==> flow/design.v <==
package rv32_pkg;
  typedef logic [31:0] u32;
  typedef enum logic [3:0] {
    ALU_ADD, ALU_SUB, ALU_AND, ALU_OR, ALU_XOR,
    ALU_SLT, ALU_SLTU, ALU_SLL, ALU_SRL, ALU_SRA
  } alu_op_e;
  typedef enum logic [2:0] {WB_NONE, WB_ALU, WB_MEM, WB_PC4, WB_IMM} wb_sel_e;
  typedef struct packed {
    logic valid;
    u32 pc;
    u32 instr;
    logic [4:0] rs1, rs2, rd;
    u32 rs1_val, rs2_val;
    u32 imm;
    logic regwrite;
    wb_sel_e wb_sel;
    logic memread;
    logic memwrite;
    logic [1:0] mem_size;  
    logic mem_sign;  
    logic is_branch;
    logic is_jal;
    logic is_jalr;
    logic [2:0] br_funct3;
    alu_op_e alu_op;
    logic alu_src_imm;  
  } idex_t;
  typedef struct packed {
    logic valid;
    u32 pc;
    u32 pc4;
    u32 alu_y;
    u32 rs2_fwd;  
    logic [4:0] rd;
    logic regwrite;
    wb_sel_e wb_sel;
    logic memread;
    logic memwrite;
    logic [1:0] mem_size;
    logic mem_sign;
    logic took_branch;
    u32 br_target;
  } exmem_t;
  typedef struct packed {
    logic valid;
    u32 pc4;
    u32 alu_y;
    u32 mem_rdata;
    logic [4:0] rd;
    logic regwrite;
    wb_sel_e wb_sel;
  } memwb_t;
endpackage
module rv32_alu (
  input rv32_pkg::alu_op_e op,
  input logic [31:0] a,
  input logic [31:0] b,
  output logic [31:0] y
);
  logic signed [31:0] as, bs;
  always_comb begin
    as = $signed(a);
    bs = $signed(b);
    y = 32'd0;
    unique case (op)
      rv32_pkg::ALU_ADD : y = a + b;
      rv32_pkg::ALU_SUB : y = a - b;
      rv32_pkg::ALU_AND : y = a & b;
      rv32_pkg::ALU_OR  : y = a | b;
      rv32_pkg::ALU_XOR : y = a ^ b;
      rv32_pkg::ALU_SLT : y = (as < bs) ? 32'd1 : 32'd0;
      rv32_pkg::ALU_SLTU: y = (a  < b ) ? 32'd1 : 32'd0;
      rv32_pkg::ALU_SLL : y = a << b[4:0];
      rv32_pkg::ALU_SRL : y = a >> b[4:0];
      rv32_pkg::ALU_SRA : y = as >>> b[4:0];
      default : y = 32'd0;
    endcase
  end
endmodule
module rv32_branch_unit (
  input logic is_branch,
  input logic [2:0] br_funct3,
  input logic is_jal,
  input logic is_jalr,
  input logic [31:0] pc,
  input logic [31:0] rs1,
  input logic [31:0] rs2,
  input logic [31:0] imm,
  output logic took,
  output logic [31:0] target
);
  logic signed [31:0] rs1s, rs2s;
  always_comb begin
    rs1s = $signed(rs1);
    rs2s = $signed(rs2);
    took = 1'b0;
    target = pc + 32'd4;
    if (is_jal) begin
      took = 1'b1;
      target = pc + imm;
    end else if (is_jalr) begin
      took = 1'b1;
      target = (rs1 + imm) & 32'hFFFF_FFFE;  
    end else if (is_branch) begin
      unique case (br_funct3)
        3'b000: took = (rs1 == rs2);  
        3'b001: took = (rs1 != rs2);  
        3'b100: took = (rs1s < rs2s);  
        3'b101: took = (rs1s >= rs2s);  
        3'b110: took = (rs1 < rs2);  
        3'b111: took = (rs1 >= rs2);  
        default: took = 1'b0;
      endcase
      target = pc + imm;
    end
  end
endmodule
module rv32_decode (
  input logic [31:0] instr,
  output logic regwrite,
  output rv32_pkg::wb_sel_e wb_sel,
  output logic memread,
  output logic memwrite,
  output logic [1:0] mem_size,  
  output logic mem_sign,  
  output rv32_pkg::alu_op_e alu_op,
  output logic alu_src_imm,
  output logic is_branch,
  output logic [2:0] br_funct3,
  output logic is_jal,
  output logic is_jalr,
  output logic [31:0] imm
);
  logic [6:0] opcode;
  logic [2:0] funct3;
  logic [6:0] funct7;
  function automatic logic [31:0] imm_i(input logic [31:0] i);
    imm_i = {{20{i[31]}}, i[31:20]};
  endfunction
  function automatic logic [31:0] imm_s(input logic [31:0] i);
    imm_s = {{20{i[31]}}, i[31:25], i[11:7]};
  endfunction
  function automatic logic [31:0] imm_b(input logic [31:0] i);
    imm_b = {{19{i[31]}}, i[31], i[7], i[30:25], i[11:8], 1'b0};
  endfunction
  function automatic logic [31:0] imm_u(input logic [31:0] i);
    imm_u = {i[31:12], 12'b0};
  endfunction
  function automatic logic [31:0] imm_j(input logic [31:0] i);
    imm_j = {{11{i[31]}}, i[31], i[19:12], i[20], i[30:21], 1'b0};
  endfunction
  always_comb begin
    opcode = instr[6:0];
    funct3 = instr[14:12];
    funct7 = instr[31:25];
    regwrite = 1'b0;
    wb_sel = rv32_pkg::WB_NONE;
    memread = 1'b0;
    memwrite = 1'b0;
    mem_size = 2'd2;  
    mem_sign = 1'b1;
    alu_op = rv32_pkg::ALU_ADD;
    alu_src_imm = 1'b0;
    is_branch = 1'b0;
    br_funct3 = funct3;
    is_jal = 1'b0;
    is_jalr = 1'b0;
    imm = 32'd0;
    unique case (opcode)
      7'b0110111: begin
        regwrite = 1'b1;
        wb_sel = rv32_pkg::WB_ALU;  
        alu_op = rv32_pkg::ALU_ADD;
        alu_src_imm = 1'b1;
        imm = imm_u(instr);
      end
      7'b0010111: begin
        regwrite = 1'b1;
        wb_sel = rv32_pkg::WB_ALU;  
        alu_op = rv32_pkg::ALU_ADD;
        alu_src_imm = 1'b1;
        imm = imm_u(instr);
      end
      7'b1101111: begin
        regwrite = 1'b1;
        wb_sel = rv32_pkg::WB_PC4;
        is_jal = 1'b1;
        imm = imm_j(instr);
      end
      7'b1100111: begin
        regwrite = 1'b1;
        wb_sel = rv32_pkg::WB_PC4;
        is_jalr = 1'b1;
        alu_op = rv32_pkg::ALU_ADD;
        alu_src_imm = 1'b1;
        imm = imm_i(instr);
      end
      7'b1100011: begin
        is_branch = 1'b1;
        br_funct3 = funct3;
        imm = imm_b(instr);
      end
      7'b0000011: begin
        regwrite = 1'b1;
        wb_sel = rv32_pkg::WB_MEM;
        memread = 1'b1;
        alu_op = rv32_pkg::ALU_ADD;
        alu_src_imm = 1'b1;
        imm = imm_i(instr);
        unique case (funct3)
          3'b000: begin mem_size = 2'd0; mem_sign = 1'b1; end  
          3'b001: begin mem_size = 2'd1; mem_sign = 1'b1; end  
          3'b010: begin mem_size = 2'd2; mem_sign = 1'b1; end  
          3'b100: begin mem_size = 2'd0; mem_sign = 1'b0; end  
          3'b101: begin mem_size = 2'd1; mem_sign = 1'b0; end  
          default: begin
            regwrite = 1'b0; memread = 1'b0; wb_sel = rv32_pkg::WB_NONE;
          end
        endcase
      end
      7'b0100011: begin
        memwrite = 1'b1;
        alu_op = rv32_pkg::ALU_ADD;
        alu_src_imm = 1'b1;
        imm = imm_s(instr);
        unique case (funct3)
          3'b000: mem_size = 2'd0;  
          3'b001: mem_size = 2'd1;  
          3'b010: mem_size = 2'd2;  
          default: begin
            memwrite = 1'b0;
          end
        endcase
      end
      7'b0010011: begin
        regwrite = 1'b1;
        wb_sel = rv32_pkg::WB_ALU;
        alu_src_imm = 1'b1;
        imm = imm_i(instr);
        unique case (funct3)
          3'b000: alu_op = rv32_pkg::ALU_ADD;  
          3'b010: alu_op = rv32_pkg::ALU_SLT;  
          3'b011: alu_op = rv32_pkg::ALU_SLTU;  
          3'b100: alu_op = rv32_pkg::ALU_XOR;  
          3'b110: alu_op = rv32_pkg::ALU_OR;  
          3'b111: alu_op = rv32_pkg::ALU_AND;  
          3'b001: alu_op = rv32_pkg::ALU_SLL;  
          3'b101: begin
            alu_op = (instr[30] == 1'b1) ? rv32_pkg::ALU_SRA : rv32_pkg::ALU_SRL;
          end
          default: begin
            regwrite = 1'b0; wb_sel = rv32_pkg::WB_NONE;
          end
        endcase
      end
      7'b0110011: begin
        regwrite = 1'b1;
        wb_sel = rv32_pkg::WB_ALU;
        alu_src_imm = 1'b0;
        unique case (funct3)
          3'b000: alu_op = (funct7 == 7'b0100000) ? rv32_pkg::ALU_SUB : rv32_pkg::ALU_ADD;
          3'b001: alu_op = rv32_pkg::ALU_SLL;
          3'b010: alu_op = rv32_pkg::ALU_SLT;
          3'b011: alu_op = rv32_pkg::ALU_SLTU;
          3'b100: alu_op = rv32_pkg::ALU_XOR;
          3'b101: alu_op = (funct7 == 7'b0100000) ? rv32_pkg::ALU_SRA : rv32_pkg::ALU_SRL;
          3'b110: alu_op = rv32_pkg::ALU_OR;
          3'b111: alu_op = rv32_pkg::ALU_AND;
          default: begin
            regwrite = 1'b0; wb_sel = rv32_pkg::WB_NONE;
          end
        endcase
      end
      default: begin
      end
    endcase
  end
endmodule
module rv32_forward (
  input logic [4:0] idex_rs1,
  input logic [4:0] idex_rs2,
  input logic exmem_regwrite,
  input logic [4:0] exmem_rd,
  input logic memwb_regwrite,
  input logic [4:0] memwb_rd,
  output logic [1:0] fwd_a_sel,
  output logic [1:0] fwd_b_sel
);
  always_comb begin
    fwd_a_sel = 2'b00;
    fwd_b_sel = 2'b00;
    if (exmem_regwrite && (exmem_rd != 5'd0) && (exmem_rd == idex_rs1)) fwd_a_sel = 2'b01;
    else if (memwb_regwrite && (memwb_rd != 5'd0) && (memwb_rd == idex_rs1)) fwd_a_sel = 2'b10;
    if (exmem_regwrite && (exmem_rd != 5'd0) && (exmem_rd == idex_rs2)) fwd_b_sel = 2'b01;
    else if (memwb_regwrite && (memwb_rd != 5'd0) && (memwb_rd == idex_rs2)) fwd_b_sel = 2'b10;
  end
endmodule
module rv32_hazard (
  input logic ifid_valid,
  input logic idex_valid,
  input logic idex_memread,
  input logic [4:0] ifid_rs1,
  input logic [4:0] ifid_rs2,
  input logic [4:0] idex_rd,
  output logic stall_if,
  output logic stall_id
);
  logic hazard;
  always_comb begin
    hazard = 1'b0;
    if (ifid_valid && idex_valid && idex_memread && (idex_rd != 5'd0)) begin
      if ((idex_rd == ifid_rs1) || (idex_rd == ifid_rs2)) hazard = 1'b1;
    end
    stall_if = hazard;
    stall_id = hazard;
  end
endmodule
module rv32_memmap (
  input logic [31:0] addr,
  output logic is_mmio,
  output logic mmio_we,
  output logic [31:0] mmio_addr
);
  always_comb begin
    is_mmio = 1'b0;
    mmio_we = 1'b0;
    mmio_addr = addr;
    if (addr[31:28] == 4'hF) begin
      is_mmio = 1'b1;
      mmio_we = 1'b0;
    end
  end
endmodule
module rv32_regfile (
  input logic clk,
  input logic rst_n,
  input logic [4:0] raddr1,
  input logic [4:0] raddr2,
  output logic [31:0] rdata1,
  output logic [31:0] rdata2,
  input logic we,
  input logic [4:0] waddr,
  input logic [31:0] wdata
);
  logic [31:0] regs [31:0];
  always_ff @(posedge clk) begin
    if (!rst_n) begin
    end else begin
      if (we && (waddr != 5'd0)) regs[waddr] <= wdata;
      regs[5'd0] <= 32'd0;
    end
  end
  always_comb begin
    rdata1 = (raddr1 == 5'd0) ? 32'd0 : regs[raddr1];
    rdata2 = (raddr2 == 5'd0) ? 32'd0 : regs[raddr2];
  end
endmodule
module rv32_core (
  input logic clk,
  input logic rst_n,
  output logic [31:0] imem_addr,
  input logic [31:0] imem_rdata,
  output logic dmem_valid,
  output logic dmem_we,
  output logic [31:0] dmem_addr,
  output logic [31:0] dmem_wdata,
  output logic [3:0] dmem_wstrb,
  input logic dmem_ready,
  input logic [31:0] dmem_rdata,
  output logic mmio_we,
  output logic [31:0] mmio_addr,
  output logic [31:0] mmio_wdata,
  input logic [31:0] mmio_rdata
);
  logic [31:0] pc_q, pc_d;
  logic [31:0] if_pc4;
  logic [31:0] if_instr;
  logic ifid_valid_q, ifid_valid_d;
  logic [31:0] ifid_pc_q, ifid_pc_d;
  logic [31:0] ifid_instr_q, ifid_instr_d;
  rv32_pkg::idex_t idex_q;
  rv32_pkg::idex_t idex_d;
  rv32_pkg::exmem_t exmem_q;
  rv32_pkg::exmem_t exmem_d;
  rv32_pkg::memwb_t memwb_q;
  rv32_pkg::memwb_t memwb_d;
  logic [4:0] rs1, rs2, rd;
  logic [31:0] rs1_val, rs2_val;
  logic dec_regwrite, dec_memread, dec_memwrite;
  logic [1:0] dec_mem_size;
  logic dec_mem_sign;
  rv32_pkg::wb_sel_e dec_wb_sel;
  rv32_pkg::alu_op_e dec_alu_op;
  logic dec_alu_src_imm;
  logic dec_is_branch, dec_is_jal, dec_is_jalr;
  logic [2:0] dec_br_funct3;
  logic [31:0] dec_imm;
  logic stall_if, stall_id;
  logic flush_ifid, flush_idex;
  logic [1:0] fwd_a_sel, fwd_b_sel;  
  logic [31:0] ex_op_a, ex_op_b, ex_op_b_raw;
  logic [31:0] alu_y;
  logic took_branch;
  logic [31:0] br_target;
  logic [31:0] pc_next_seq;
  logic [31:0] wb_data;
  assign imem_addr = pc_q;
  assign if_instr = imem_rdata;
  assign if_pc4 = pc_q + 32'd4;
  assign pc_next_seq = if_pc4;
  assign rs1 = ifid_instr_q[19:15];
  assign rs2 = ifid_instr_q[24:20];
  assign rd = ifid_instr_q[11:7];
  logic [31:0] rf_rdata1, rf_rdata2;
  rv32_regfile u_rf (
    .clk(clk), .rst_n(rst_n),
    .raddr1(rs1), .raddr2(rs2),
    .rdata1(rf_rdata1), .rdata2(rf_rdata2),
    .we(memwb_q.regwrite && memwb_q.valid && !stall_mem),
    .waddr(memwb_q.rd),
    .wdata(wb_data)
  );
  assign rs1_val = (memwb_q.regwrite && memwb_q.valid && (memwb_q.rd != 5'd0) && (memwb_q.rd == rs1)) ? wb_data : rf_rdata1;
  assign rs2_val = (memwb_q.regwrite && memwb_q.valid && (memwb_q.rd != 5'd0) && (memwb_q.rd == rs2)) ? wb_data : rf_rdata2;
  rv32_decode u_dec (
    .instr(ifid_instr_q),
    .regwrite(dec_regwrite),
    .wb_sel(dec_wb_sel),
    .memread(dec_memread),
    .memwrite(dec_memwrite),
    .mem_size(dec_mem_size),
    .mem_sign(dec_mem_sign),
    .alu_op(dec_alu_op),
    .alu_src_imm(dec_alu_src_imm),
    .is_branch(dec_is_branch),
    .br_funct3(dec_br_funct3),
    .is_jal(dec_is_jal),
    .is_jalr(dec_is_jalr),
    .imm(dec_imm)
  );
  rv32_hazard u_haz (
    .ifid_valid(ifid_valid_q),
    .idex_valid(idex_q.valid),
    .idex_memread(idex_q.memread),
    .ifid_rs1(rs1),
    .ifid_rs2(rs2),
    .idex_rd(idex_q.rd),
    .stall_if(stall_if),
    .stall_id(stall_id)
  );
  rv32_forward u_fwd (
    .idex_rs1(idex_q.rs1),
    .idex_rs2(idex_q.rs2),
    .exmem_regwrite(exmem_q.regwrite && exmem_q.valid),
    .exmem_rd(exmem_q.rd),
    .memwb_regwrite(memwb_q.regwrite && memwb_q.valid),
    .memwb_rd(memwb_q.rd),
    .fwd_a_sel(fwd_a_sel),
    .fwd_b_sel(fwd_b_sel)
  );
  always_comb begin
    flush_ifid = took_branch;
    flush_idex = took_branch;
  end
  always_comb begin
    idex_d = '0;
    idex_d.valid = ifid_valid_q && !flush_idex && !stall_id;
    idex_d.pc = ifid_pc_q;
    idex_d.instr = ifid_instr_q;
    idex_d.rs1 = rs1;
    idex_d.rs2 = rs2;
    idex_d.rd = rd;
    idex_d.rs1_val = rs1_val;
    idex_d.rs2_val = rs2_val;
    idex_d.imm = dec_imm;
    idex_d.regwrite = dec_regwrite;
    idex_d.wb_sel = dec_wb_sel;
    idex_d.memread = dec_memread;
    idex_d.memwrite = dec_memwrite;
    idex_d.mem_size = dec_mem_size;
    idex_d.mem_sign = dec_mem_sign;
    idex_d.is_branch = dec_is_branch;
    idex_d.br_funct3 = dec_br_funct3;
    idex_d.is_jal = dec_is_jal;
    idex_d.is_jalr = dec_is_jalr;
    idex_d.alu_op = dec_alu_op;
    idex_d.alu_src_imm = dec_alu_src_imm;
    if (stall_id) begin
      idex_d = '0;
    end
  end
  logic [6:0] ex_opcode;
  assign ex_opcode = idex_q.instr[6:0];
  always_comb begin
    ex_op_a = idex_q.rs1_val;
    ex_op_b_raw = idex_q.rs2_val;
    case (fwd_a_sel)
      2'b01: ex_op_a = exmem_q.alu_y;
      2'b10: ex_op_a = wb_data;
      default:   ;
    endcase
    case (fwd_b_sel)
      2'b01: ex_op_b_raw = exmem_q.alu_y;
      2'b10: ex_op_b_raw = wb_data;
      default:   ;
    endcase
    if (ex_opcode == 7'b0110111) begin
      ex_op_a = 32'd0;
    end else if (ex_opcode == 7'b0010111) begin
      ex_op_a = idex_q.pc;
    end
  end
  assign ex_op_b = (idex_q.alu_src_imm) ? idex_q.imm : ex_op_b_raw;
  rv32_alu u_alu (
    .op(idex_q.alu_op),
    .a(ex_op_a),
    .b(ex_op_b),
    .y(alu_y)
  );
  rv32_branch_unit u_bru (
    .is_branch(idex_q.is_branch && idex_q.valid),
    .br_funct3(idex_q.br_funct3),
    .is_jal(idex_q.is_jal && idex_q.valid),
    .is_jalr(idex_q.is_jalr && idex_q.valid),
    .pc(idex_q.pc),
    .rs1(ex_op_a),
    .rs2(ex_op_b_raw),
    .imm(idex_q.imm),
    .took(took_branch),
    .target(br_target)
  );
  always_comb begin
    pc_d = pc_q;
    if (!stall_if) begin
      pc_d = took_branch ? br_target : pc_next_seq;
    end
  end
  always_comb begin
    exmem_d = '0;
    exmem_d.valid = idex_q.valid;
    exmem_d.pc4 = idex_q.pc + 32'd4;
    exmem_d.alu_y = alu_y;
    exmem_d.rs2_fwd = ex_op_b_raw;
    exmem_d.rd = idex_q.rd;
    exmem_d.regwrite = idex_q.regwrite;
    exmem_d.wb_sel = idex_q.wb_sel;
    exmem_d.memread = idex_q.memread;
    exmem_d.memwrite = idex_q.memwrite;
    exmem_d.mem_size = idex_q.mem_size;
    exmem_d.mem_sign = idex_q.mem_sign;
    exmem_d.took_branch = took_branch;
    exmem_d.br_target = br_target;
  end
  logic mem_is_mmio, mem_mmio_we_unused;
  logic mem_rd, mem_wr;
  logic stall_mem;
  logic [3:0] mem_strb;
  logic [31:0] mem_wdata, mem_raw, mem_shifted, mem_load;
  rv32_memmap u_mm (
    .addr(exmem_q.alu_y),
    .is_mmio(mem_is_mmio),
    .mmio_we(mem_mmio_we_unused),
    .mmio_addr(mmio_addr)
  );
  assign mem_rd = exmem_q.valid && exmem_q.memread;
  assign mem_wr = exmem_q.valid && exmem_q.memwrite;
  always_comb begin
    unique case (exmem_q.mem_size)
      2'd0: begin
        mem_wdata = {4{exmem_q.rs2_fwd[7:0]}};
        mem_strb = 4'b0001 << exmem_q.alu_y[1:0];
      end
      2'd1: begin
        mem_wdata = {2{exmem_q.rs2_fwd[15:0]}};
        mem_strb = exmem_q.alu_y[1] ? 4'b1100 : 4'b0011;
      end
      default: begin
        mem_wdata = exmem_q.rs2_fwd;
        mem_strb = 4'b1111;
      end
    endcase
  end
  assign dmem_valid = (mem_rd || mem_wr) && !mem_is_mmio;
  assign dmem_we = mem_wr && !mem_is_mmio;
  assign dmem_addr = exmem_q.alu_y;
  assign dmem_wdata = mem_wdata;
  assign dmem_wstrb = mem_strb;
  assign mmio_we = mem_wr && mem_is_mmio;
  assign mmio_wdata = mem_wdata;
  assign stall_mem = dmem_valid && !dmem_ready;
  always_comb begin
    mem_raw = mem_is_mmio ? mmio_rdata : dmem_rdata;
    mem_shifted = mem_raw >> {exmem_q.alu_y[1:0], 3'b000};
    unique case (exmem_q.mem_size)
      2'd0: mem_load = {{24{exmem_q.mem_sign & mem_shifted[7]}}, mem_shifted[7:0]};
      2'd1: mem_load = {{16{exmem_q.mem_sign & mem_shifted[15]}}, mem_shifted[15:0]};
      default: mem_load = mem_shifted;
    endcase
  end
  always_comb begin
    memwb_d = '0;
    memwb_d.valid = exmem_q.valid;
    memwb_d.pc4 = exmem_q.pc4;
    memwb_d.alu_y = exmem_q.alu_y;
    memwb_d.mem_rdata = mem_load;
    memwb_d.rd = exmem_q.rd;
    memwb_d.regwrite = exmem_q.regwrite;
    memwb_d.wb_sel = exmem_q.wb_sel;
  end
  always_comb begin
    wb_data = 32'd0;
    unique case (memwb_q.wb_sel)
      rv32_pkg::WB_ALU: wb_data = memwb_q.alu_y;
      rv32_pkg::WB_MEM: wb_data = memwb_q.mem_rdata;
      rv32_pkg::WB_PC4: wb_data = memwb_q.pc4;
      rv32_pkg::WB_IMM: wb_data = memwb_q.alu_y;
      default: wb_data = 32'd0;
    endcase
  end
  always_ff @(posedge clk) begin
    if (!rst_n) begin
      pc_q <= 32'd0;
      ifid_valid_q <= 1'b0;
      ifid_pc_q <= 32'd0;
      ifid_instr_q <= 32'd0;
      idex_q <= '0;
      exmem_q <= '0;
      memwb_q <= '0;
    end else if (!stall_mem) begin
      pc_q <= pc_d;
      if (!stall_if) begin
        ifid_valid_q <= 1'b1;
        ifid_pc_q <= pc_q;
        ifid_instr_q <= if_instr;
      end
      if (flush_ifid) begin
        ifid_valid_q <= 1'b0;
      end
      idex_q <= idex_d;
      exmem_q <= exmem_d;
      memwb_q <= memwb_d;
    end
  end
endmodule
**Tool chain data of rv32_core**

Module rv32_core before and after one edit of its RTL, step after step.
Lines under "original" count in the file above, lines under "edited" in the edited file.
"change": "edited" minus "original" as printed here. "rel. change": 100 x difference / "original".
Not given: -

- Top module: rv32_core
- Clock input: clk
- Library: sky130hd
- Timing corner: tt_025C_1v80

**The edit**

The edit as a unified diff against the file above.
The edit is scripted: it alters the design's behaviour and was not made to optimise anything.

```diff
@@ -421,5 +421,7 @@
     .wdata(wb_data)
   );
-  assign rs1_val = (memwb_q.regwrite && memwb_q.valid && (memwb_q.rd != 5'd0) && (memwb_q.rd == rs1)) ? wb_data : rf_rdata1;
+  logic [31:0] rs1_val_ff;
+  always_ff @(posedge clk) rs1_val_ff <= (memwb_q.regwrite && memwb_q.valid && (memwb_q.rd != 5'd0) && (memwb_q.rd == rs1)) ? wb_data : rf_rdata1;
+  assign rs1_val = rs1_val_ff;
   assign rs2_val = (memwb_q.regwrite && memwb_q.valid && (memwb_q.rd != 5'd0) && (memwb_q.rd == rs2)) ? wb_data : rf_rdata2;
   rv32_decode u_dec (
```

**After elaboration**

Yosys after proc, flatten, opt, wreduce and memory -nomap, before mapping. Print and check cells are not counted.
Yosys's memory passes give these memory sizes; they may raise the number of words (mostly to a power of two), join words into wider ones and drop unused or constant bits.

Cells by class:

| what | original | edited | change | rel. change (%) |
|---|---|---|---|---|
| bitwise operators | 7 | 7 | 0 | 0.00 |
| $lt $le $gt $ge | 6 | 6 | 0 | 0.00 |
| eq/ne operators | 54 | 54 | 0 | 0.00 |
| $add $sub $neg | 6 | 6 | 0 | 0.00 |
| reductions and logical operators | 57 | 57 | 0 | 0.00 |
| mux-type cells | 72 | 72 | 0 | 0.00 |
| shifts and indexed selects | 5 | 5 | 0 | 0.00 |

Operators with widths:

| cell | original | edited | change | rel. change (%) |
|---|---|---|---|---|
| 2-to-1 mux 1 bit | 27 | 27 | 0 | 0.00 |
| logical AND 1 bit | 26 | 26 | 0 | 0.00 |
| 2-to-1 mux 32 bit | 14 | 14 | 0 | 0.00 |
| == test 3 bit (second input constant) | 9 | 9 | 0 | 0.00 |
| == test 5 bit | 8 | 8 | 0 | 0.00 |
| OR reduction 2 bit | 7 | 7 | 0 | 0.00 |
| 2-to-1 mux 5 bit | 6 | 6 | 0 | 0.00 |
| == test 7 x 6 -> 1 bit (second input constant) | 5 | 5 | 0 | 0.00 |
| logical NOT 1 bit | 5 | 5 | 0 | 0.00 |
| 2-to-1 mux 2 bit | 5 | 5 | 0 | 0.00 |
| == test 3 x 2 -> 1 bit (second input constant) | 4 | 4 | 0 | 0.00 |
| == test 4 x 3 -> 1 bit (second input constant) | 4 | 4 | 0 | 0.00 |
| < comparator 32 bit | 4 | 4 | 0 | 0.00 |
| parallel mux 32 bit (select 2 bit) | 4 | 4 | 0 | 0.00 |
| adder 32 bit | 3 | 3 | 0 | 0.00 |
| == test 2 x 1 -> 1 bit (second input constant) | 3 | 3 | 0 | 0.00 |
| == test 3 x 1 -> 1 bit (second input constant) | 3 | 3 | 0 | 0.00 |
| == test 4 bit (second input constant) | 3 | 3 | 0 | 0.00 |
| == test 7 x 5 -> 1 bit (second input constant) | 3 | 3 | 0 | 0.00 |
| == test 7 bit (second input constant) | 3 | 3 | 0 | 0.00 |
| parallel mux 2 bit (select 2 bit) | 3 | 3 | 0 | 0.00 |
| nonzero test 5 bit | 3 | 3 | 0 | 0.00 |
| adder 32 x 3 -> 32 bit (second input constant) | 2 | 2 | 0 | 0.00 |
| bitwise AND 1 bit | 2 | 2 | 0 | 0.00 |
| == test 2 bit (second input constant) | 2 | 2 | 0 | 0.00 |
| == test 4 x 2 -> 1 bit (second input constant) | 2 | 2 | 0 | 0.00 |
| >= comparator 32 bit | 2 | 2 | 0 | 0.00 |
| logical NOT 3 bit | 2 | 2 | 0 | 0.00 |

The list need not be complete.

Word-level totals:

| what | original | edited | change | rel. change (%) |
|---|---|---|---|---|
| register bits after elaboration | 543 | 575 | +32 | +5.89 |
| RAM bits | 1,024 | 1,024 | 0 | 0.00 |
| word width x clocked read ports | 64 | 64 | 0 | 0.00 |
| bits of input ports | 99 | 99 | 0 | 0.00 |
| output and inout bits | 167 | 167 | 0 | 0.00 |
| memory cells | 1 | 1 | 0 | 0.00 |

Memories:

| what | original | edited |
|---|---|---|
| shape (words x width / read and write ports) | u_rf.regs 32 x 32 bit 2R2W | u_rf.regs 32 x 32 bit 2R2W |

**Depth**

Yosys ltp: most cells in a row. Word level: on the elaborated netlist, between registers, memories and ports. Mapped: between sequential cells and ports; inverters and the memories' decode and read muxes count.

Depth:

| what | original | edited | change | rel. change (%) |
|---|---|---|---|---|
| depth in word-level cells | 18 | 18 | 0 | 0.00 |
| ABC_AREA | 0 | 0 | - | - |
| depth in mapped cells | 25 | 26 | +1 | +4.00 |
| gate-level depth less buffers | 21 | 22 | +1 | +4.76 |

**Netlist**

The flow's flattened synthesis, as Yosys stat reports it; memories are mapped. The netlist is that of the ABC_AREA named above (0 if unset); the other value can give another one.

Mapped netlist:

| what | original | edited | change | rel. change (%) |
|---|---|---|---|---|
| sequential area (um2) | 40,278.6 | 40,919.2 | +640.6 | +1.59 |
| synthesis area (um2) | 83,857.9 | 83,622.7 | -235.2 | -0.28 |
| standard cells after synthesis | 7,022 | 6,922 | -100 | -1.42 |
| flip-flop cells | 1,516 | 1,548 | +32 | +2.11 |

Cell types:

| cell type | original | edited | change | rel. change (%) |
|---|---|---|---|---|
| sky130_fd_sc_hd__mux2i_1 | 150 | 231 | +81 | +54.00 |
| sky130_fd_sc_hd__nor3_1 | 115 | 66 | -49 | -42.61 |
| sky130_fd_sc_hd__a31oi_1 | 83 | 46 | -37 | -44.58 |
| sky130_fd_sc_hd__dfxtp_1 | 524 | 556 | +32 | +6.11 |
| sky130_fd_sc_hd__nor4_1 | 49 | 18 | -31 | -63.27 |
| sky130_fd_sc_hd__nand2_1 | 644 | 673 | +29 | +4.50 |
| sky130_fd_sc_hd__a21oi_1 | 493 | 464 | -29 | -5.88 |
| sky130_fd_sc_hd__nand4_1 | 57 | 29 | -28 | -49.12 |
| sky130_fd_sc_hd__o21ai_0 | 241 | 263 | +22 | +9.13 |
| sky130_fd_sc_hd__buf_2 | 39 | 20 | -19 | -48.72 |
| sky130_fd_sc_hd__o211ai_1 | 30 | 48 | +18 | +60.00 |
| sky130_fd_sc_hd__a22oi_1 | 201 | 218 | +17 | +8.46 |
| sky130_fd_sc_hd__o311ai_1 | 20 | 3 | -17 | -85.00 |
| sky130_fd_sc_hd__xnor2_1 | 91 | 80 | -11 | -12.09 |
| sky130_fd_sc_hd__o221ai_1 | 25 | 14 | -11 | -44.00 |
| sky130_fd_sc_hd__o21ai_1 | 11 | 22 | +11 | +100.00 |
| sky130_fd_sc_hd__xor2_1 | 61 | 71 | +10 | +16.39 |
| sky130_fd_sc_hd__a41oi_1 | 14 | 4 | -10 | -71.43 |

The list need not be complete.
The figures by module come from a second, unflattened synthesis with its own total; it is not the netlist above.

Second synthesis, totals:

| what | original | edited | change | rel. change (%) |
|---|---|---|---|---|
| cells (unflattened synthesis) | 7,809 | 7,933 | +124 | +1.59 |
| area total of the unflattened synthesis (um2) | 87,451.4 | 88,230.9 | +779.5 | +0.89 |

Rows give one instance, submodules left out.

Modules, original:

| module | cells | area (um2) | instances |
|---|---|---|---|
| rv32_regfile | 2,609 | 47,814.6 | 1 |
| rv32_core | 3,034 | 24,820.1 | 1 |
| rv32_alu | 1,236 | 8,141.6 | 1 |
| rv32_branch_unit | 733 | 5,183.7 | 1 |
| rv32_decode | 110 | 837.1 | 1 |
| rv32_memmap | 35 | 260.2 | 1 |
| rv32_forward | 34 | 257.7 | 1 |
| rv32_hazard | 18 | 136.4 | 1 |

Modules, edited:

| module | cells | area (um2) | instances |
|---|---|---|---|
| rv32_regfile | 2,609 | 47,814.6 | 1 |
| rv32_core | 3,140 | 25,572.0 | 1 |
| rv32_alu | 1,236 | 8,141.6 | 1 |
| rv32_branch_unit | 733 | 5,183.7 | 1 |
| rv32_decode | 128 | 864.6 | 1 |
| rv32_memmap | 35 | 260.2 | 1 |
| rv32_forward | 34 | 257.7 | 1 |
| rv32_hazard | 18 | 136.4 | 1 |

**Worst setup path after synthesis**

OpenSTA on the mapped netlist: ideal clock, no wires. The path of least setup slack (recovery checks aside). Input and output delay are each 20% of the period. Register names are those of the netlist, which keeps one name where synthesis merged equal registers.

Path post-synthesis:

| what | original | edited | change | rel. change (%) |
|---|---|---|---|---|
| path kind | reg-to-reg | reg-to-reg | - | - |
| start | reg memwb_q | reg memwb_q | - | - |
| end | reg exmem_q | reg pc_q[4] | - | - |
| setup slack (ns) | 1.902 | 2.028 | +0.126 | - |
| clock period (ns) | 8.0 | 8.0 | 0.0 | 0.00 |
| path buffers | 6 | 3 | -3 | -50.00 |
| setup time (ns) | 0.127 | 0.128 | +0.001 | - |
| arrival time (ns) | 5.971 | 5.844 | -0.127 | -2.13 |
| delay of the path (ns) | 6.098 | 5.972 | -0.126 | -2.07 |
| driving pins on the path | 25 | 22 | -3 | -12.00 |
| time at the first pin (ns) | 0.000 | 0.000 | 0.000 | - |
| period reached after synthesis (ns) | 6.098 | 5.972 | -0.126 | -2.07 |

"delay of the path" = arrival - input delay + setup time.
"driving pins on the path" counts driving pins, that of a launching flip-flop among them; a cell with two outputs on the path counts twice.
"period reached after synthesis" is the clock period less the worst setup slack; recovery checks do not enter. This is arithmetic on one report: input and output delays are still those of the set period (20% each).
Where an end lacks its bit number, it is one bit of the signal, or one of the new flip-flops if synthesis recoded a state register.
The rows between start and end are the longest chain of elaborated cells between them; the timing report does not say that the signal goes this way. Where chains are equally long, one stands for them.
Each line given opens the expression or statement behind the cell; cells for indexed reads and writes are added by Yosys, which also makes memories of some case tables.

On the way, post-synthesis, original:
- Cell sequence: sky130_fd_sc_hd__dfxtp_1 sky130_fd_sc_hd__buf_2 sky130_fd_sc_hd__clkbuf_1 sky130_fd_sc_hd__mux2_2 sky130_fd_sc_hd__a22oi_1 sky130_fd_sc_hd__inv_1 sky130_fd_sc_hd__nor4_1 sky130_fd_sc_hd__o31ai_2 sky130_fd_sc_hd__mux2i_4 sky130_fd_sc_hd__buf_2 sky130_fd_sc_hd__buf_1 sky130_fd_sc_hd__clkbuf_1 sky130_fd_sc_hd__ha_1 sky130_fd_sc_hd__clkbuf_1 sky130_fd_sc_hd__a21o_1 sky130_fd_sc_hd__nand2_1 sky130_fd_sc_hd__a311oi_1 sky130_fd_sc_hd__a221oi_1 sky130_fd_sc_hd__o311ai_1 sky130_fd_sc_hd__a2111oi_0 sky130_fd_sc_hd__nor3_1 sky130_fd_sc_hd__o311a_1 sky130_fd_sc_hd__o31a_1 sky130_fd_sc_hd__o21ai_0 sky130_fd_sc_hd__a31oi_1
- Cells in the longest elaborated chain: 8

RTL lines, path post-synthesis, original:

| what | RTL line | source |
|---|---|---|
| start, declared | 385 | `rv32_pkg::memwb_t memwb_q;` |
| start, assigned | 628 | `memwb_q <= '0;` |
| start, assigned | 641 | `memwb_q <= memwb_d;` |
| == test 3 bit | 612 | `unique case (memwb_q.wb_sel)` |
| OR reduction 2 bit | - |  |
| parallel mux 32 bit (select 3 bit) | 612 |  |
| parallel mux 32 bit (select 2 bit) | 497 | `case (fwd_a_sel)` |
| 2-to-1 mux 32 bit | 509 | `end else if (ex_opcode == 7'b0010111) begin` |
| 2-to-1 mux 32 bit | 507 | `if (ex_opcode == 7'b0110111) begin` |
| subtractor 32 bit | 67 | `rv32_pkg::ALU_SUB : y = a - b;` |
| parallel mux 32 bit (select 10 bit) | 65 | `unique case (op)` |
| end, assigned | 627 | `exmem_q <= '0;` |
| end, assigned | 640 | `exmem_q <= exmem_d;` |
| end, declared | 383 | `rv32_pkg::exmem_t exmem_q;` |

Nets of the timed path that keep an RTL name, with a line that drives or declares them; the list need not be complete.

Nets with RTL names, path post-synthesis, original:

| signal | RTL line |
|---|---|
| u_rf.wdata[3] | 612 |

On the way, post-synthesis, edited:
- Cell sequence: sky130_fd_sc_hd__dfxtp_1 sky130_fd_sc_hd__buf_2 sky130_fd_sc_hd__mux2_2 sky130_fd_sc_hd__a22oi_1 sky130_fd_sc_hd__inv_1 sky130_fd_sc_hd__mux2_2 sky130_fd_sc_hd__a222oi_1 sky130_fd_sc_hd__inv_1 sky130_fd_sc_hd__ha_1 sky130_fd_sc_hd__nor2b_1 sky130_fd_sc_hd__o21bai_1 sky130_fd_sc_hd__a21oi_1 sky130_fd_sc_hd__a211o_1 sky130_fd_sc_hd__a211oi_1 sky130_fd_sc_hd__nand2_1 sky130_fd_sc_hd__a311o_1 sky130_fd_sc_hd__o311ai_1 sky130_fd_sc_hd__clkbuf_1 sky130_fd_sc_hd__buf_1 sky130_fd_sc_hd__o21ai_0 sky130_fd_sc_hd__a22oi_1 sky130_fd_sc_hd__nor2_1
- Cells in the longest elaborated chain: 12

RTL lines, path post-synthesis, edited:

| what | RTL line | source |
|---|---|---|
| start, declared | 385 | `rv32_pkg::memwb_t memwb_q;` |
| start, assigned | 630 | `memwb_q <= '0;` |
| start, assigned | 643 | `memwb_q <= memwb_d;` |
| == test 3 bit | 614 | `unique case (memwb_q.wb_sel)` |
| OR reduction 2 bit | - |  |
| parallel mux 32 bit (select 3 bit) | 614 |  |
| parallel mux 32 bit (select 2 bit) | 499 | `case (fwd_a_sel)` |
| 2-to-1 mux 32 bit | 511 | `end else if (ex_opcode == 7'b0010111) begin` |
| 2-to-1 mux 32 bit | 509 | `if (ex_opcode == 7'b0110111) begin` |
| >= comparator 32 bit | 111 | `3'b111: took = (rs1 >= rs2);` |
| parallel mux 1 bit (select 6 bit) | 105 | `unique case (br_funct3)` |
| 2-to-1 mux 1 bit | 104 | `end else if (is_branch) begin` |
| 2-to-1 mux 1 bit | 101 | `end else if (is_jalr) begin` |
| 2-to-1 mux 1 bit | 98 | `if (is_jal) begin` |
| 2-to-1 mux 32 bit | 537 |  |
| end, assigned | 624 | `pc_q <= 32'd0;` |
| end, assigned | 632 | `pc_q <= pc_d;` |
| end, declared | 375 | `logic [31:0] pc_q, pc_d;` |

Nets with RTL names, path post-synthesis, edited:

| signal | RTL line |
|---|---|
| u_rf.wdata[1] | 614 |

**Timing after layout**

From the final timing report of the runs of set A: the path of least setup slack in the routed layout; clock arrival at registers is part of the times.

Path post-layout:

| what | original | edited | change | rel. change (%) |
|---|---|---|---|---|
| path kind | reg-to-reg | reg-to-reg | - | - |
| start | reg memwb_q | reg memwb_q | - | - |
| end | reg exmem_q | reg pc_q[25] | - | - |
| clock period (ns) | 7.63 | 7.63 | 0.00 | 0.00 |
| setup slack (ns) | 0.33 | 0.37 | +0.04 | - |
| setup time (ns) | 0.16 | 0.10 | -0.06 | - |
| driving pins on the path | 21 | 24 | +3 | +14.29 |
| arrival time (ns) | 7.98 | 7.98 | 0.00 | 0.00 |
| path buffers | 2 | 4 | +2 | +100.00 |
| time at the first pin (ns) | 0.84 | 0.82 | -0.02 | -2.38 |

Where an end lacks its bit number, it is one bit of the signal, or one of the new flip-flops if synthesis recoded a state register.
The rows between start and end are the longest chain of elaborated cells between them; the timing report does not say that the signal goes this way. Where chains are equally long, one stands for them.

On the way, post-layout, original:
- Cell sequence: sky130_fd_sc_hd__dfxtp_1 sky130_fd_sc_hd__or3_4 sky130_fd_sc_hd__o311a_1 sky130_fd_sc_hd__buf_4 sky130_fd_sc_hd__a31oi_1 sky130_fd_sc_hd__a21o_1 sky130_fd_sc_hd__o21bai_1 sky130_fd_sc_hd__inv_1 sky130_fd_sc_hd__ha_1 sky130_fd_sc_hd__fa_1 sky130_fd_sc_hd__nor2b_1 sky130_fd_sc_hd__o31ai_1 sky130_fd_sc_hd__a211oi_1 sky130_fd_sc_hd__a2111oi_0 sky130_fd_sc_hd__o41ai_1 sky130_fd_sc_hd__buf_4 sky130_fd_sc_hd__nand4_1 sky130_fd_sc_hd__a31oi_1 sky130_fd_sc_hd__nor2_1 sky130_fd_sc_hd__o31ai_1 sky130_fd_sc_hd__a31oi_1
- Cells in the longest elaborated chain: 12

RTL lines, path post-layout, original:

| what | RTL line | source |
|---|---|---|
| start, declared | 385 | `rv32_pkg::memwb_t memwb_q;` |
| start, assigned | 628 | `memwb_q <= '0;` |
| start, assigned | 641 | `memwb_q <= memwb_d;` |
| nonzero test 5 bit | 293 | `else if (memwb_regwrite && (memwb_rd != 5'd0) && (memwb_rd == idex_rs1)) fwd_a_sel = 2'b10;` |
| logical AND 1 bit x2 | 293 |  |
| 2-to-1 mux 2 bit | 293 |  |
| 2-to-1 mux 2 bit | 292 | `if (exmem_regwrite && (exmem_rd != 5'd0) && (exmem_rd == idex_rs1)) fwd_a_sel = 2'b01;` |
| == test 2 bit | 497 | `case (fwd_a_sel)` |
| parallel mux 32 bit (select 2 bit) | 497 |  |
| 2-to-1 mux 32 bit | 509 | `end else if (ex_opcode == 7'b0010111) begin` |
| 2-to-1 mux 32 bit | 507 | `if (ex_opcode == 7'b0110111) begin` |
| < comparator 32 bit | 72 | `rv32_pkg::ALU_SLTU: y = (a  < b ) ? 32'd1 : 32'd0;` |
| 2-to-1 mux 1 bit | 72 |  |
| parallel mux 32 bit (select 10 bit) | 65 | `unique case (op)` |
| end, assigned | 627 | `exmem_q <= '0;` |
| end, assigned | 640 | `exmem_q <= exmem_d;` |
| end, declared | 383 | `rv32_pkg::exmem_t exmem_q;` |

On the way, post-layout, edited:
- Cell sequence: sky130_fd_sc_hd__dfxtp_1 sky130_fd_sc_hd__or3_1 sky130_fd_sc_hd__o311a_1 sky130_fd_sc_hd__nand3_2 sky130_fd_sc_hd__buf_4 sky130_fd_sc_hd__mux2_2 sky130_fd_sc_hd__a222oi_1 sky130_fd_sc_hd__buf_4 sky130_fd_sc_hd__inv_1 sky130_fd_sc_hd__buf_4 sky130_fd_sc_hd__ha_1 sky130_fd_sc_hd__nand4_1 sky130_fd_sc_hd__nor4_1 sky130_fd_sc_hd__nand4_1 sky130_fd_sc_hd__xnor2_1 sky130_fd_sc_hd__nor2_1 sky130_fd_sc_hd__o21ai_0 sky130_fd_sc_hd__a311o_1 sky130_fd_sc_hd__o311ai_4 sky130_fd_sc_hd__buf_4 sky130_fd_sc_hd__nand2_1 sky130_fd_sc_hd__nor2_1 sky130_fd_sc_hd__o21ai_0 sky130_fd_sc_hd__o22ai_1
- Cells in the longest elaborated chain: 15

RTL lines, path post-layout, edited:

| what | RTL line | source |
|---|---|---|
| start, declared | 385 | `rv32_pkg::memwb_t memwb_q;` |
| start, assigned | 630 | `memwb_q <= '0;` |
| start, assigned | 643 | `memwb_q <= memwb_d;` |
| nonzero test 5 bit | 293 | `else if (memwb_regwrite && (memwb_rd != 5'd0) && (memwb_rd == idex_rs1)) fwd_a_sel = 2'b10;` |
| logical AND 1 bit x2 | 293 |  |
| 2-to-1 mux 2 bit | 293 |  |
| 2-to-1 mux 2 bit | 292 | `if (exmem_regwrite && (exmem_rd != 5'd0) && (exmem_rd == idex_rs1)) fwd_a_sel = 2'b01;` |
| == test 2 bit | 499 | `case (fwd_a_sel)` |
| parallel mux 32 bit (select 2 bit) | 499 |  |
| 2-to-1 mux 32 bit | 511 | `end else if (ex_opcode == 7'b0010111) begin` |
| 2-to-1 mux 32 bit | 509 | `if (ex_opcode == 7'b0110111) begin` |
| >= comparator 32 bit | 111 | `3'b111: took = (rs1 >= rs2);` |
| parallel mux 1 bit (select 6 bit) | 105 | `unique case (br_funct3)` |
| 2-to-1 mux 1 bit | 104 | `end else if (is_branch) begin` |
| 2-to-1 mux 1 bit | 101 | `end else if (is_jalr) begin` |
| 2-to-1 mux 1 bit | 98 | `if (is_jal) begin` |
| 2-to-1 mux 32 bit | 537 |  |
| end, assigned | 624 | `pc_q <= 32'd0;` |
| end, assigned | 632 | `pc_q <= pc_d;` |
| end, declared | 375 | `logic [31:0] pc_q, pc_d;` |

**Measured runs**

Runs of the flow (Yosys, OpenROAD) on both versions; the two runs of a pair have the same settings. The constraints put input and output delay at 20% of the set period each and load the outputs with 0.01 pF.

Flow settings, set A:
- CORE_UTILIZATION: 40
- PLACE_DENSITY: 0.6
- period_ns: 7.63
- CAP_MARGIN: 20
- CORE_MARGIN: 2
- SLEW_MARGIN: 20

Results, set A:

| what | original | edited | change | rel. change (%) |
|---|---|---|---|---|
| post-synthesis cell area (um2) | 83,857.9 | 83,622.7 | -235.2 | -0.28 |
| utilization of the finished layout (%) | 45.5 | 45.8 | +0.3 | - |
| standard-cell area after layout (um2) | 94,967.3 | 95,093.7 | +126.4 | +0.13 |
| setup TNS (ns) | 0.000 | 0.000 | 0.000 | - |
| reached clock period (ns) | 7.301 | 7.256 | -0.045 | -0.62 |
| power consumption (uW) | 19,602 | 20,087 | +485 | +2.47 |
| die footprint (um2) | 213,324.0 | 212,729.0 | -595.0 | -0.28 |
| setup slack of the critical path (ns) | 0.329 | 0.374 | +0.045 | - |
| worst hold slack after layout (ns) | 0.449 | 0.444 | -0.005 | - |

Flow settings, set B:
- ABC_AREA: 1
- CORE_UTILIZATION: 32
- MAX_ROUTING_LAYER: met5
- SLEW_MARGIN: 40
- period_ns: 5.77
- CAP_MARGIN: 20
- CORE_MARGIN: 2

Results, set B:

| what | original | edited | change | rel. change (%) |
|---|---|---|---|---|
| post-synthesis cell area (um2) | 86,983.4 | 88,010.7 | +1,027.3 | +1.18 |
| utilization of the finished layout (%) | 36.8 | 36.7 | -0.1 | - |
| standard-cell area after layout (um2) | 99,429.1 | 100,433.0 | +1,003.9 | +1.01 |
| setup TNS (ns) | 0.000 | 0.000 | 0.000 | - |
| reached clock period (ns) | 5.554 | 5.593 | +0.039 | +0.70 |
| power consumption (uW) | 27,644 | 27,642 | -2 | -0.01 |
| die footprint (um2) | 276,008.0 | 279,244.0 | +3,236.0 | +1.17 |
| setup slack of the critical path (ns) | 0.216 | 0.177 | -0.039 | - |
| worst hold slack after layout (ns) | 0.426 | 0.430 | +0.004 | - |

"reached clock period" is the run's clock period less its worst setup slack. It is reckoned from that one timing run; input and output delays stay at 20% of the period that was set.
"power consumption": no workload was simulated; the value follows from the tool's default switching activity.
